==> flow/design.v <==
module DECODER_UNIT
(input wire [1:0]            alu_fun,
output reg arith_enable,logic_enable,comp_enable,shift_enable);
  always@(*)
  begin
    arith_enable = 1'b0;
    logic_enable = 1'b0;
    comp_enable = 1'b0;
    shift_enable = 1'b0;
    case(alu_fun)
      4'b00:arith_enable = 1'b1;
      4'b01:logic_enable = 1'b1;
      4'b10:comp_enable = 1'b1;
      4'b11:shift_enable = 1'b1;
      default: begin
            arith_enable = 1'b0;
            logic_enable = 1'b0;
            comp_enable =1'b 0;
            shift_enable = 1'b0;
        end
      endcase
  end
endmodule
module ARITHMATIC_UNIT#(parameter alu_width =16)
(
  input wire [alu_width-1:0]  A,B,
  input wire                  clk,rst,
  input wire arith_enable,
  input wire [1:0]            alu_fun,
  output reg                  arith_flag,carry_out,
  output reg [alu_width-1:0]  arith_out);
reg [alu_width:0] arith_out_reg;
wire carry_out_reg;
reg arith_flag_reg;  
always@(posedge clk or negedge rst)
begin
  if(!rst)
    begin
    arith_out <= 16'b0;
    carry_out <= 16'b0;
    arith_flag <= 16'b0;
    end
  else
   begin
    arith_out <= arith_out_reg[alu_width-1:0];
    carry_out <= carry_out_reg;
    arith_flag <= arith_flag_reg;
   end 
end
always@(*)
  begin
    arith_out_reg   = 1'b0  ;
    arith_flag_reg  = 1'b0 ;
      if(arith_enable)
        begin
    case(alu_fun)  
    4'b00:begin
    arith_out_reg   = A+B  ;
    arith_flag_reg  = 1'b1 ;
            end
    4'b01:begin
    arith_out_reg   = A-B  ;
    arith_flag_reg  = 1'b1 ;
           end
    4'b10:begin
    arith_out_reg   = A*B  ;
    arith_flag_reg  = 1'b1 ;
            end
    4'b11:begin
    arith_out_reg   = (B == 0) ? {1'b0, {alu_width{1'b1}}} : A/B  ;
    arith_flag_reg  = 1'b1 ;
           end
          endcase
          end    
end
assign carry_out_reg = arith_out_reg[alu_width] ;
endmodule
module LOGIC_UNIT#(parameter alu_width =16)
(
  input wire [alu_width-1:0]  A,B,
  input wire                  clk,rst,
  input wire logic_enable,
  input wire [1:0]            alu_fun,
  output reg                  logic_flag,
  output reg [alu_width-1:0]  logic_out);
reg [alu_width-1:0] logic_out_reg;
reg logic_flag_reg;
always @ (posedge clk or negedge rst)
 begin 
   if (!rst)
     begin
      logic_out  <= 'b0 ;
      logic_flag <= 'b0 ;	
	 end
   else
     begin   
      logic_out  <= logic_out_reg ;
      logic_flag <= logic_flag_reg ;
	 end
 end	
always@(*)
begin
    logic_out_reg  = 1'b0  ;
    logic_flag_reg = 1'b0 ;
    if(logic_enable)
        begin
    case(alu_fun)  
    4'b00:begin
    logic_out_reg   = A&B  ;
    logic_flag_reg  = 1'b1 ;
            end
    4'b01:begin
    logic_out_reg   = A|B  ;
    logic_flag_reg  = 1'b1 ;
           end
    4'b10:begin
    logic_out_reg   = ~(A&B) ;
    logic_flag_reg  = 1'b1 ;
            end
    4'b11:begin
    logic_out_reg   = ~(A|B) ;
    logic_flag_reg  = 1'b1 ;
           end
          endcase
          end            
end 
endmodule
module comparsion_unit#(parameter alu_width =16)
(
  input wire [alu_width-1:0]  A,B,
  input wire                  clk,rst,
  input wire comp_enable,
  input wire [1:0]            alu_fun,
  output reg                  comp_flag,
  output reg [alu_width-1:0]  comp_out);
reg comp_out_reg ;
reg  comp_flag_reg ;
always @ (posedge clk or negedge rst)
 begin 
   if (!rst)
     begin
      comp_out  <= 'b0 ;
      comp_flag <= 'b0 ;	
	 end
   else
     begin   
      comp_out  <= comp_out_reg ;
      comp_flag <= comp_flag_reg ;
	 end
 end
always@(*)
    begin
      comp_out_reg = 1'b0;
      comp_flag_reg = 1'b0;
      if(comp_enable)
        begin
  case(alu_fun)
      4'b00:begin
      comp_out_reg = 1'b0;
      comp_flag_reg = 1'b1;
      end 
      4'b01:begin
        comp_flag_reg  = 1'b1;
        if(A==B)
           begin
    comp_out_reg = 1'b1;
          end
       else
          begin
    comp_out_reg   = 1'b0;
          end
        end
    4'b10:begin
      comp_flag_reg  = 1'b1 ;
      if(A > B)
        begin
    comp_out_reg   = 1'b1;
        end
    else
        begin
    comp_out_reg   = 1'b0;
        end
        end
    4'b11:begin
      comp_flag_reg  = 1'b1;
      if(A < B)
          begin
    comp_out_reg   = 16'b1;
          end
    else
          begin
    comp_out_reg   = 1'b0;
          end
      end
   endcase
          end
   end
  endmodule
module shift_unit#(parameter alu_width =16)
(
  input wire [alu_width-1:0]  A,B,
  input wire                  clk,rst,
  input wire                shift_enable,
  input wire [1:0]            alu_fun,
  output reg                  shift_flag,
  output reg [alu_width-1:0]  shift_out);
reg [alu_width-1:0]  shift_out_reg ;
reg shift_flag_reg ;
always @ (posedge clk or negedge rst)
 begin 
   if (!rst)
     begin
      shift_out  <= 'b0 ;
      shift_flag <= 'b0 ;	
	 end
   else
     begin   
      shift_out  <= shift_out_reg ;
      shift_flag <= shift_flag_reg ;
	 end
 end
   always@(*)
begin
        shift_out_reg = 1'b0;
        shift_flag_reg = 1'b0;
      if(shift_enable)
        begin
      case(alu_fun)  
        4'b00:begin
        shift_flag_reg = 1'b1;
        shift_out_reg = A >> 1;
        end
        4'b01:begin
        shift_out_reg = A << 1;
        shift_flag_reg = 1'b1;
        end
        4'b10:begin
        shift_flag_reg = 1'b1;
        shift_out_reg = B >> 1;
         end
        4'b11:begin
        shift_flag_reg = 1'b1;
        shift_out_reg = B << 1;
        end
      endcase
end
end 
endmodule
module TOP_VIEW#(parameter alu_width =16)
(
  input wire [alu_width-1:0]    A,B,
  input wire                    clk,rst,
  input wire [3:0]              alu_fun,
  output wire                   arith_flag,carry_out,logic_flag,comp_flag,shift_flag,
  output wire [alu_width-1:0]   arith_out,logic_out,comp_out,shift_out
  );
wire                  comp_enable ;
wire                  shift_enable ;
wire                  logic_enable ;
wire                  arith_enable ;
  DECODER_UNIT U_decoder(
  .alu_fun(alu_fun[3:2]),
  .arith_enable(arith_enable),
  .logic_enable(logic_enable),
  .shift_enable(shift_enable),
  .comp_enable(comp_enable)
  );
  ARITHMATIC_UNIT U_arithmatic(
  .A(A),
  .arith_enable(arith_enable),
  .B(B),
  .clk(clk),
  .rst(rst),
  .alu_fun(alu_fun[1:0]),
  .arith_out(arith_out),
  .arith_flag(arith_flag),
  .carry_out(carry_out)
  );
   LOGIC_UNIT U_logic(
  .A(A),
  .logic_enable(logic_enable),
  .B(B),
  .clk(clk),
  .rst(rst),
  .alu_fun(alu_fun[1:0]),
  .logic_out(logic_out),
  .logic_flag(logic_flag)
   );
   comparsion_unit U_comp (
  .A(A),
  .comp_enable(comp_enable),
  .B(B),
  .clk(clk),
  .rst(rst),
  .alu_fun(alu_fun[1:0]),
  .comp_out(comp_out),
  .comp_flag(comp_flag)
  );
  shift_unit U_shift(
  .A(A),
  .shift_enable(shift_enable),
  .B(B),
  .clk(clk),
  .rst(rst),
  .alu_fun(alu_fun[1:0]),
  .shift_out(shift_out),
  .shift_flag(shift_flag)
  );
endmodule
## Step by step through the tools: TOP_VIEW

The steps from the RTL of TOP_VIEW to its reports follow in flow order.
Lines are those of the file above, counted from 1.
The mark - stands for no value.

| design | value |
|---|---|
| top module | TOP_VIEW |
| clock input | clk |
| library | sky130hd |
| library corner | tt_025C_1v80 |

## After elaboration

Counts by Yosys on the flattened word-level netlist (proc, flatten, opt, wreduce; memories kept). Register bits leave out memories and registers merged into their read ports (data or address); mux counts leave out enables and synchronous resets folded into registers. Print and check cells are left out. Cells with the same type and inputs are merged into one.

| storage and ports | value |
|---|---|
| output and inout bits | 69 |
| register bits after elaboration | 54 |
| input bits | 38 |
| cells after elaboration | 55 |

| cells by class | value |
|---|---|
| equal/unequal tests | 7 |
| reduce/logical cells | 8 |
| add/sub/neg operators | 2 |
| mux-type cells | 21 |
| magnitude comparators | 2 |
| div/mod/pow operators | 1 |
| multipliers | 1 |
| bitwise operators | 4 |

Operators with widths:

| kind | count |
|---|---|
| divider 16 x 16 -> 17 bit | 1 |
| multiplier 16 x 16 -> 17 bit | 1 |
| case mux 16 bit (select 4 bit) | 2 |
| case mux 17 bit (select 4 bit) | 1 |
| 2-to-1 mux 17 bit | 2 |
| NOT 16 bit | 2 |
| 2-to-1 mux 16 bit | 2 |
| adder 16 x 16 -> 17 bit | 1 |
| subtractor 16 x 16 -> 17 bit | 1 |
| greater-than comparator 16 bit | 1 |
| < comparator 16 bit | 1 |
| equality test 16 bit | 1 |
| AND 16 bit | 1 |
| bitwise OR 16 bit | 1 |
| logical NOT 16 bit | 1 |
| OR reduction 3 bit | 4 |
| 2-to-1 mux 1 bit | 9 |
| equality test 2 bit (second input constant) | 4 |
| case mux 1 bit (select 2 bit) | 4 |
| equality test 2 x 1 -> 1 bit (second input constant) | 2 |
| logical NOT 2 bit | 2 |
| OR reduction 4 bit | 1 |
| case mux 1 bit (select 4 bit) | 1 |

## Logic depth

Depth = most cells in a row (Yosys ltp): at word level without a register or memory, in the mapped netlist without a sequential cell, where the memories' decode and read muxes count.

| depth | value |
|---|---|
| word-level depth | 4 |
| ABC_AREA | 0 |
| mapped depth | 143 |
| depth with buffers taken out | 134 |

## Netlist

The flow's flattened synthesis, as Yosys stat reports it; memories are mapped. The netlist is that of the ABC_AREA named above (0 if unset); the other value can give another one.
Totals and module areas in this step are rounded.

| synthesis totals | value |
|---|---|
| flip-flop cells | 54 |
| area of sequential cells | 1351 um2 |
| buffers | 101 |
| chip area (Yosys) | 16220 um2 |
| cells in the netlist | 2054 |

Cells by type:

| type | count | total area (um2) |
|---|---|---|
| sky130_fd_sc_hd__ha_1 | 251 | 3.14E+03 |
| sky130_fd_sc_hd__fa_1 | 96 | 1.92E+03 |
| sky130_fd_sc_hd__dfrtp_1 | 54 | 1.35E+03 |
| sky130_fd_sc_hd__xnor2_1 | 105 | 919.632 |
| sky130_fd_sc_hd__nor2_1 | 242 | 908.371 |
| sky130_fd_sc_hd__inv_1 | 199 | 746.966 |
| sky130_fd_sc_hd__nand2_1 | 180 | 675.648 |
| sky130_fd_sc_hd__a21oi_1 | 113 | 565.542 |
| sky130_fd_sc_hd__xor2_1 | 42 | 367.853 |
| sky130_fd_sc_hd__o21ai_0 | 68 | 340.326 |
| sky130_fd_sc_hd__mux4_2 | 15 | 337.824 |
| sky130_fd_sc_hd__nor3_1 | 64 | 320.307 |
| sky130_fd_sc_hd__mux2_2 | 27 | 304.042 |
| sky130_fd_sc_hd__mux2i_1 | 28 | 280.269 |
| sky130_fd_sc_hd__o21a_1 | 37 | 277.766 |
| sky130_fd_sc_hd__a21o_1 | 36 | 270.259 |
| sky130_fd_sc_hd__clkbuf_1 | 69 | 258.998 |
| sky130_fd_sc_hd__nor2b_1 | 35 | 218.96 |

Other cell types: 85; their cells: 393.
The figures by module come from a second, unflattened synthesis with its own total; it is not the netlist above.

| second synthesis, totals | value |
|---|---|
| cells (unflattened synthesis) | 2031 |
| area (unflattened synthesis) | 15970 um2 |

Each row is one instance without its submodules.

By module:

| module | area (um2) | times used | seq. area (um2) | cells |
|---|---|---|---|---|
| ARITHMATIC_UNIT | 13780 | 1 | 450.4 | 1837 |
| LOGIC_UNIT | 807.0 | 1 | 425.4 | 56 |
| shift_unit | 732.0 | 1 | 425.4 | 55 |
| comparsion_unit | 628.1 | 1 | 50.0 | 79 |
| DECODER_UNIT | 26.3 | 1 | 0.0 | 4 |
| TOP_VIEW | 0.0 | 1 | 0.0 | 0 |

## Worst setup path after synthesis

Source: OpenSTA report_checks on the synthesized netlist (no wires, ideal clock, input and output delay 20% of the period each), path of least setup slack; recovery checks are left aside. Register names are those of the netlist, which keeps one name where synthesis merged equal registers.

| path after synthesis | value |
|---|---|
| kind | input -> register |
| start point | input B[0] |
| end point | register U_arithmatic.arith_out[0] |
| driving pins on the path | 136 |
| data required time | 35.876 ns |
| path buffers | 11 |
| setup time | 0.124 ns |
| setup slack | 0.234 ns |
| time at the first pin | 7.200 ns |
| delay of the path | 28.566 ns |
| data arrival time | 35.642 ns |
| clock period | 36.0 ns |
| external input delay | 7.200 ns |
| synthesis period reached | 35.766 ns |

"delay of the path" is the arrival time less input delay plus setup time.
"driving pins on the path" counts driving pins, that of a launching flip-flop among them; a cell with two outputs on the path counts twice.
"synthesis period reached" = period - worst setup slack (recovery checks aside). The figure is calculated, with input and output delays left at 20% of the set period.
Between the ends stands the longest chain of elaborated cells between them, by number of cells; it is not shown to be the way that was timed. Of several equally long chains one is given.
A line is the first line of the expression or statement that the cell stems from. Yosys adds cells for indexed reads and writes and turns some case tables into memories.

| between the ends, after synthesis | value |
|---|---|
| path through | sky130_fd_sc_hd__clkbuf_1 sky130_fd_sc_hd__clkinv_1 sky130_fd_sc_hd__ha_1 sky130_fd_sc_hd__o21ai_0 sky130_fd_sc_hd__nand2b_1 sky130_fd_sc_hd__a31oi_1 sky130_fd_sc_hd__nor2_1 sky130_fd_sc_hd__ha_1 sky130_fd_sc_hd__o21a_1 sky130_fd_sc_hd__o22ai_1 sky130_fd_sc_hd__or4_1 sky130_fd_sc_hd__o31ai_1 sky130_fd_sc_hd__ha_1 sky130_fd_sc_hd__nor3_1 sky130_fd_sc_hd__a211oi_1 sky130_fd_sc_hd__nand3_1 sky130_fd_sc_hd__mux2_2 sky130_fd_sc_hd__ha_1 (+100 left out) sky130_fd_sc_hd__a31oi_1 sky130_fd_sc_hd__o21ai_0 sky130_fd_sc_hd__o41a_1 sky130_fd_sc_hd__clkbuf_1 sky130_fd_sc_hd__nor2_1 sky130_fd_sc_hd__a21oi_1 sky130_fd_sc_hd__ha_1 sky130_fd_sc_hd__nor2b_1 sky130_fd_sc_hd__o21a_1 sky130_fd_sc_hd__o21a_1 sky130_fd_sc_hd__o21a_1 sky130_fd_sc_hd__o21ai_0 sky130_fd_sc_hd__nand2b_1 sky130_fd_sc_hd__a21oi_1 sky130_fd_sc_hd__nor3_1 sky130_fd_sc_hd__a2111oi_0 sky130_fd_sc_hd__o21ai_0 sky130_fd_sc_hd__o31a_1 |
| length of the longest elaborated chain | 4 |
| elaborated cells between the ends (all ways) | 8 |
| RTL lines with such cells | 6 |
| those cells by class | 2 x add/sub; 1 x mul; 1 x div; 3 x mux; 1 x reduce/logical |

Ends and longest elaborated chain, after synthesis:

| what | RTL line | source |
|---|---|---|
| start, declared | 251 | `input wire [alu_width-1:0]    A,B,` |
| divider 16 x 16 -> 17 bit | 70 | `arith_out_reg   = (B == 0) ? {1'b0, {alu_width{1'b1}}} : A/B  ;` |
| 2-to-1 mux 17 bit | 70 |  |
| case mux 17 bit (select 4 bit) | 56 | `case(alu_fun)` |
| 2-to-1 mux 17 bit | 54 | `if(arith_enable)` |
| end, assigned | 39 | `arith_out <= 16'b0;` |
| end, assigned | 45 | `arith_out <= arith_out_reg[alu_width-1:0];` |
| end, declared | 31 | `output reg [alu_width-1:0]  arith_out);` |

## Path in the finished layout

Path of least setup slack in the final report of flow run A (OpenROAD, finished layout, wires in). Where an end is a register, its clock arrival counts in the times.

| path after layout | value |
|---|---|
| kind | input -> register |
| start point | input B[10] |
| end point | register U_arithmatic.arith_out[0] |
| setup slack | 1.24 ns |
| clock period | 35.1 ns |
| setup time | 0.11 ns |
| external input delay | 7.02 ns |
| driving pins on the path | 128 |
| path buffers | 12 |
| data required time | 35.30 ns |
| data arrival time | 34.06 ns |
| time at the first pin | 7.02 ns |

Between the ends stands the longest chain of elaborated cells between them, by number of cells; it is not shown to be the way that was timed. Of several equally long chains one is given.

| between the ends, after layout | value |
|---|---|
| path through | sky130_fd_sc_hd__clkdlybuf4s50_1 sky130_fd_sc_hd__nor4_4 sky130_fd_sc_hd__and4_4 sky130_fd_sc_hd__and4_1 sky130_fd_sc_hd__nor2_1 sky130_fd_sc_hd__ha_1 sky130_fd_sc_hd__o21a_1 sky130_fd_sc_hd__o22ai_1 sky130_fd_sc_hd__nor2_1 sky130_fd_sc_hd__mux2i_1 sky130_fd_sc_hd__ha_1 sky130_fd_sc_hd__o21a_1 sky130_fd_sc_hd__o21a_1 sky130_fd_sc_hd__or2_2 sky130_fd_sc_hd__xnor2_1 sky130_fd_sc_hd__o21ai_0 sky130_fd_sc_hd__ha_1 sky130_fd_sc_hd__a21o_1 (+92 left out) sky130_fd_sc_hd__nand2b_1 sky130_fd_sc_hd__a21oi_2 sky130_fd_sc_hd__o21ai_2 sky130_fd_sc_hd__o41a_1 sky130_fd_sc_hd__buf_4 sky130_fd_sc_hd__nor2_1 sky130_fd_sc_hd__a21oi_1 sky130_fd_sc_hd__ha_1 sky130_fd_sc_hd__o21a_1 sky130_fd_sc_hd__o21a_1 sky130_fd_sc_hd__o21a_1 sky130_fd_sc_hd__o21ai_1 sky130_fd_sc_hd__nand2b_1 sky130_fd_sc_hd__a21oi_1 sky130_fd_sc_hd__nor3_1 sky130_fd_sc_hd__a2111oi_1 sky130_fd_sc_hd__o21ai_0 sky130_fd_sc_hd__o31a_1 |
| length of the longest elaborated chain | 4 |
| elaborated cells between the ends (all ways) | 5 |
| RTL lines with such cells | 3 |
| those cells by class | 1 x div; 3 x mux; 1 x reduce/logical |

Ends and longest elaborated chain, after layout:

| what | RTL line | source |
|---|---|---|
| start, declared | 251 | `input wire [alu_width-1:0]    A,B,` |
| divider 16 x 16 -> 17 bit | 70 | `arith_out_reg   = (B == 0) ? {1'b0, {alu_width{1'b1}}} : A/B  ;` |
| 2-to-1 mux 17 bit | 70 |  |
| case mux 17 bit (select 4 bit) | 56 | `case(alu_fun)` |
| 2-to-1 mux 17 bit | 54 | `if(arith_enable)` |
| end, assigned | 39 | `arith_out <= 16'b0;` |
| end, assigned | 45 | `arith_out <= arith_out_reg[alu_width-1:0];` |
| end, declared | 31 | `output reg [alu_width-1:0]  arith_out);` |

Measured results for TOP_VIEW: 4 stored runs of the Yosys and OpenROAD flow on sky130hd. The settings differ; the order carries no meaning. The constraints put input and output delay at 20% of the set period each and load the outputs with 0.01 pF.
"period reached" is the run's clock period less its worst setup slack. It is reckoned from that one timing run; input and output delays stay at 20% of the period that was set.
By "time of the worst setup path" is meant the share of the clock period that the worst setup path is allowed (20% is reserved at inputs, 20% at outputs), minus its slack. Clock arrival times at its registers enter into it.
By "total power of the final layout" is meant OpenSTA's value without simulated activity: inputs other than the clock are taken to toggle once in ten clock periods, and the tool carries that through the logic.
Results are given in rounded form.

#### Flow run A

| setting | value |
|---|---|
| CORE_UTILIZATION | `40` |
| period_ns | `35.1` |
| CAP_MARGIN | `20` |
| CORE_MARGIN | `2` |
| SLEW_MARGIN | `20` |

| result | value |
|---|---|
| die outline area | 42160 um2 |
| period reached | 33.857 ns |
| standard-cell area of the final layout | 19260 um2 |
| time of the worst setup path | 26.84 ns |
| worst setup path kind | input -> register |
| final design utilization | 48.3 % |
| synthesized cell area | 16220 um2 |
| worst setup slack after layout | 1.243 ns |
| total power of the final layout | 0.7778 mW |
| post-route setup TNS | 0.000 ns |

#### Flow run B

| setting | value |
|---|---|
| CELL_PAD_IN_SITES_GLOBAL_PLACEMENT | `0` |
| CORE_MARGIN | `6` |
| CORE_UTILIZATION | `46` |
| MAX_ROUTING_LAYER | `met5` |
| MIN_ROUTING_LAYER | `met2` |
| SETUP_SLACK_MARGIN | `0.02` |
| SLEW_MARGIN | `10` |
| TNS_END_PERCENT | `75` |
| period_ns | `54.3` |
| CAP_MARGIN | `20` |

| result | value |
|---|---|
| die outline area | 39900 um2 |
| period reached | 44.456 ns |
| standard-cell area of the final layout | 17760 um2 |
| time of the worst setup path | 33.60 ns |
| worst setup path kind | input -> register |
| final design utilization | 51.3 % |
| synthesized cell area | 16220 um2 |
| worst setup slack after layout | 9.844 ns |
| total power of the final layout | 0.5133 mW |
| post-route setup TNS | 0.000 ns |

#### Flow run C

| setting | value |
|---|---|
| CELL_PAD_IN_SITES_DETAIL_PLACEMENT | `1` |
| CORE_MARGIN | `9` |
| CORE_UTILIZATION | `34` |
| CTS_CLUSTER_SIZE | `46` |
| PLACE_DENSITY_LB_ADDON | `0.23` |
| SLEW_MARGIN | `30` |
| period_ns | `20.8` |
| CAP_MARGIN | `20` |

| result | value |
|---|---|
| die outline area | 55880 um2 |
| period reached | 30.626 ns |
| standard-cell area of the final layout | 24790 um2 |
| time of the worst setup path | 26.47 ns |
| worst setup path kind | input -> register |
| final design utilization | 52.9 % |
| synthesized cell area | 16220 um2 |
| worst setup slack after layout | -9.826 ns |
| total power of the final layout | 1.592 mW |
| post-route setup TNS | -30.62 ns |

#### Flow run D

| setting | value |
|---|---|
| ABC_AREA | `0` |
| CORE_MARGIN | `8` |
| CORE_UTILIZATION | `38` |
| CTS_CLUSTER_DIAMETER | `186` |
| GPL_TIMING_DRIVEN | `0` |
| MAX_ROUTING_LAYER | `met5` |
| PLACE_DENSITY | `0.66` |
| SETUP_SLACK_MARGIN | `-0.1` |
| TNS_END_PERCENT | `90` |
| period_ns | `23.5` |
| CAP_MARGIN | `20` |
| SLEW_MARGIN | `20` |

| result | value |
|---|---|
| die outline area | 49540 um2 |
| period reached | 30.631 ns |
| standard-cell area of the final layout | 22180 um2 |
| time of the worst setup path | 25.93 ns |
| worst setup path kind | input -> register |
| final design utilization | 52.8 % |
| synthesized cell area | 16220 um2 |
| worst setup slack after layout | -7.131 ns |
| total power of the final layout | 1.298 mW |
| post-route setup TNS | -17.88 ns |
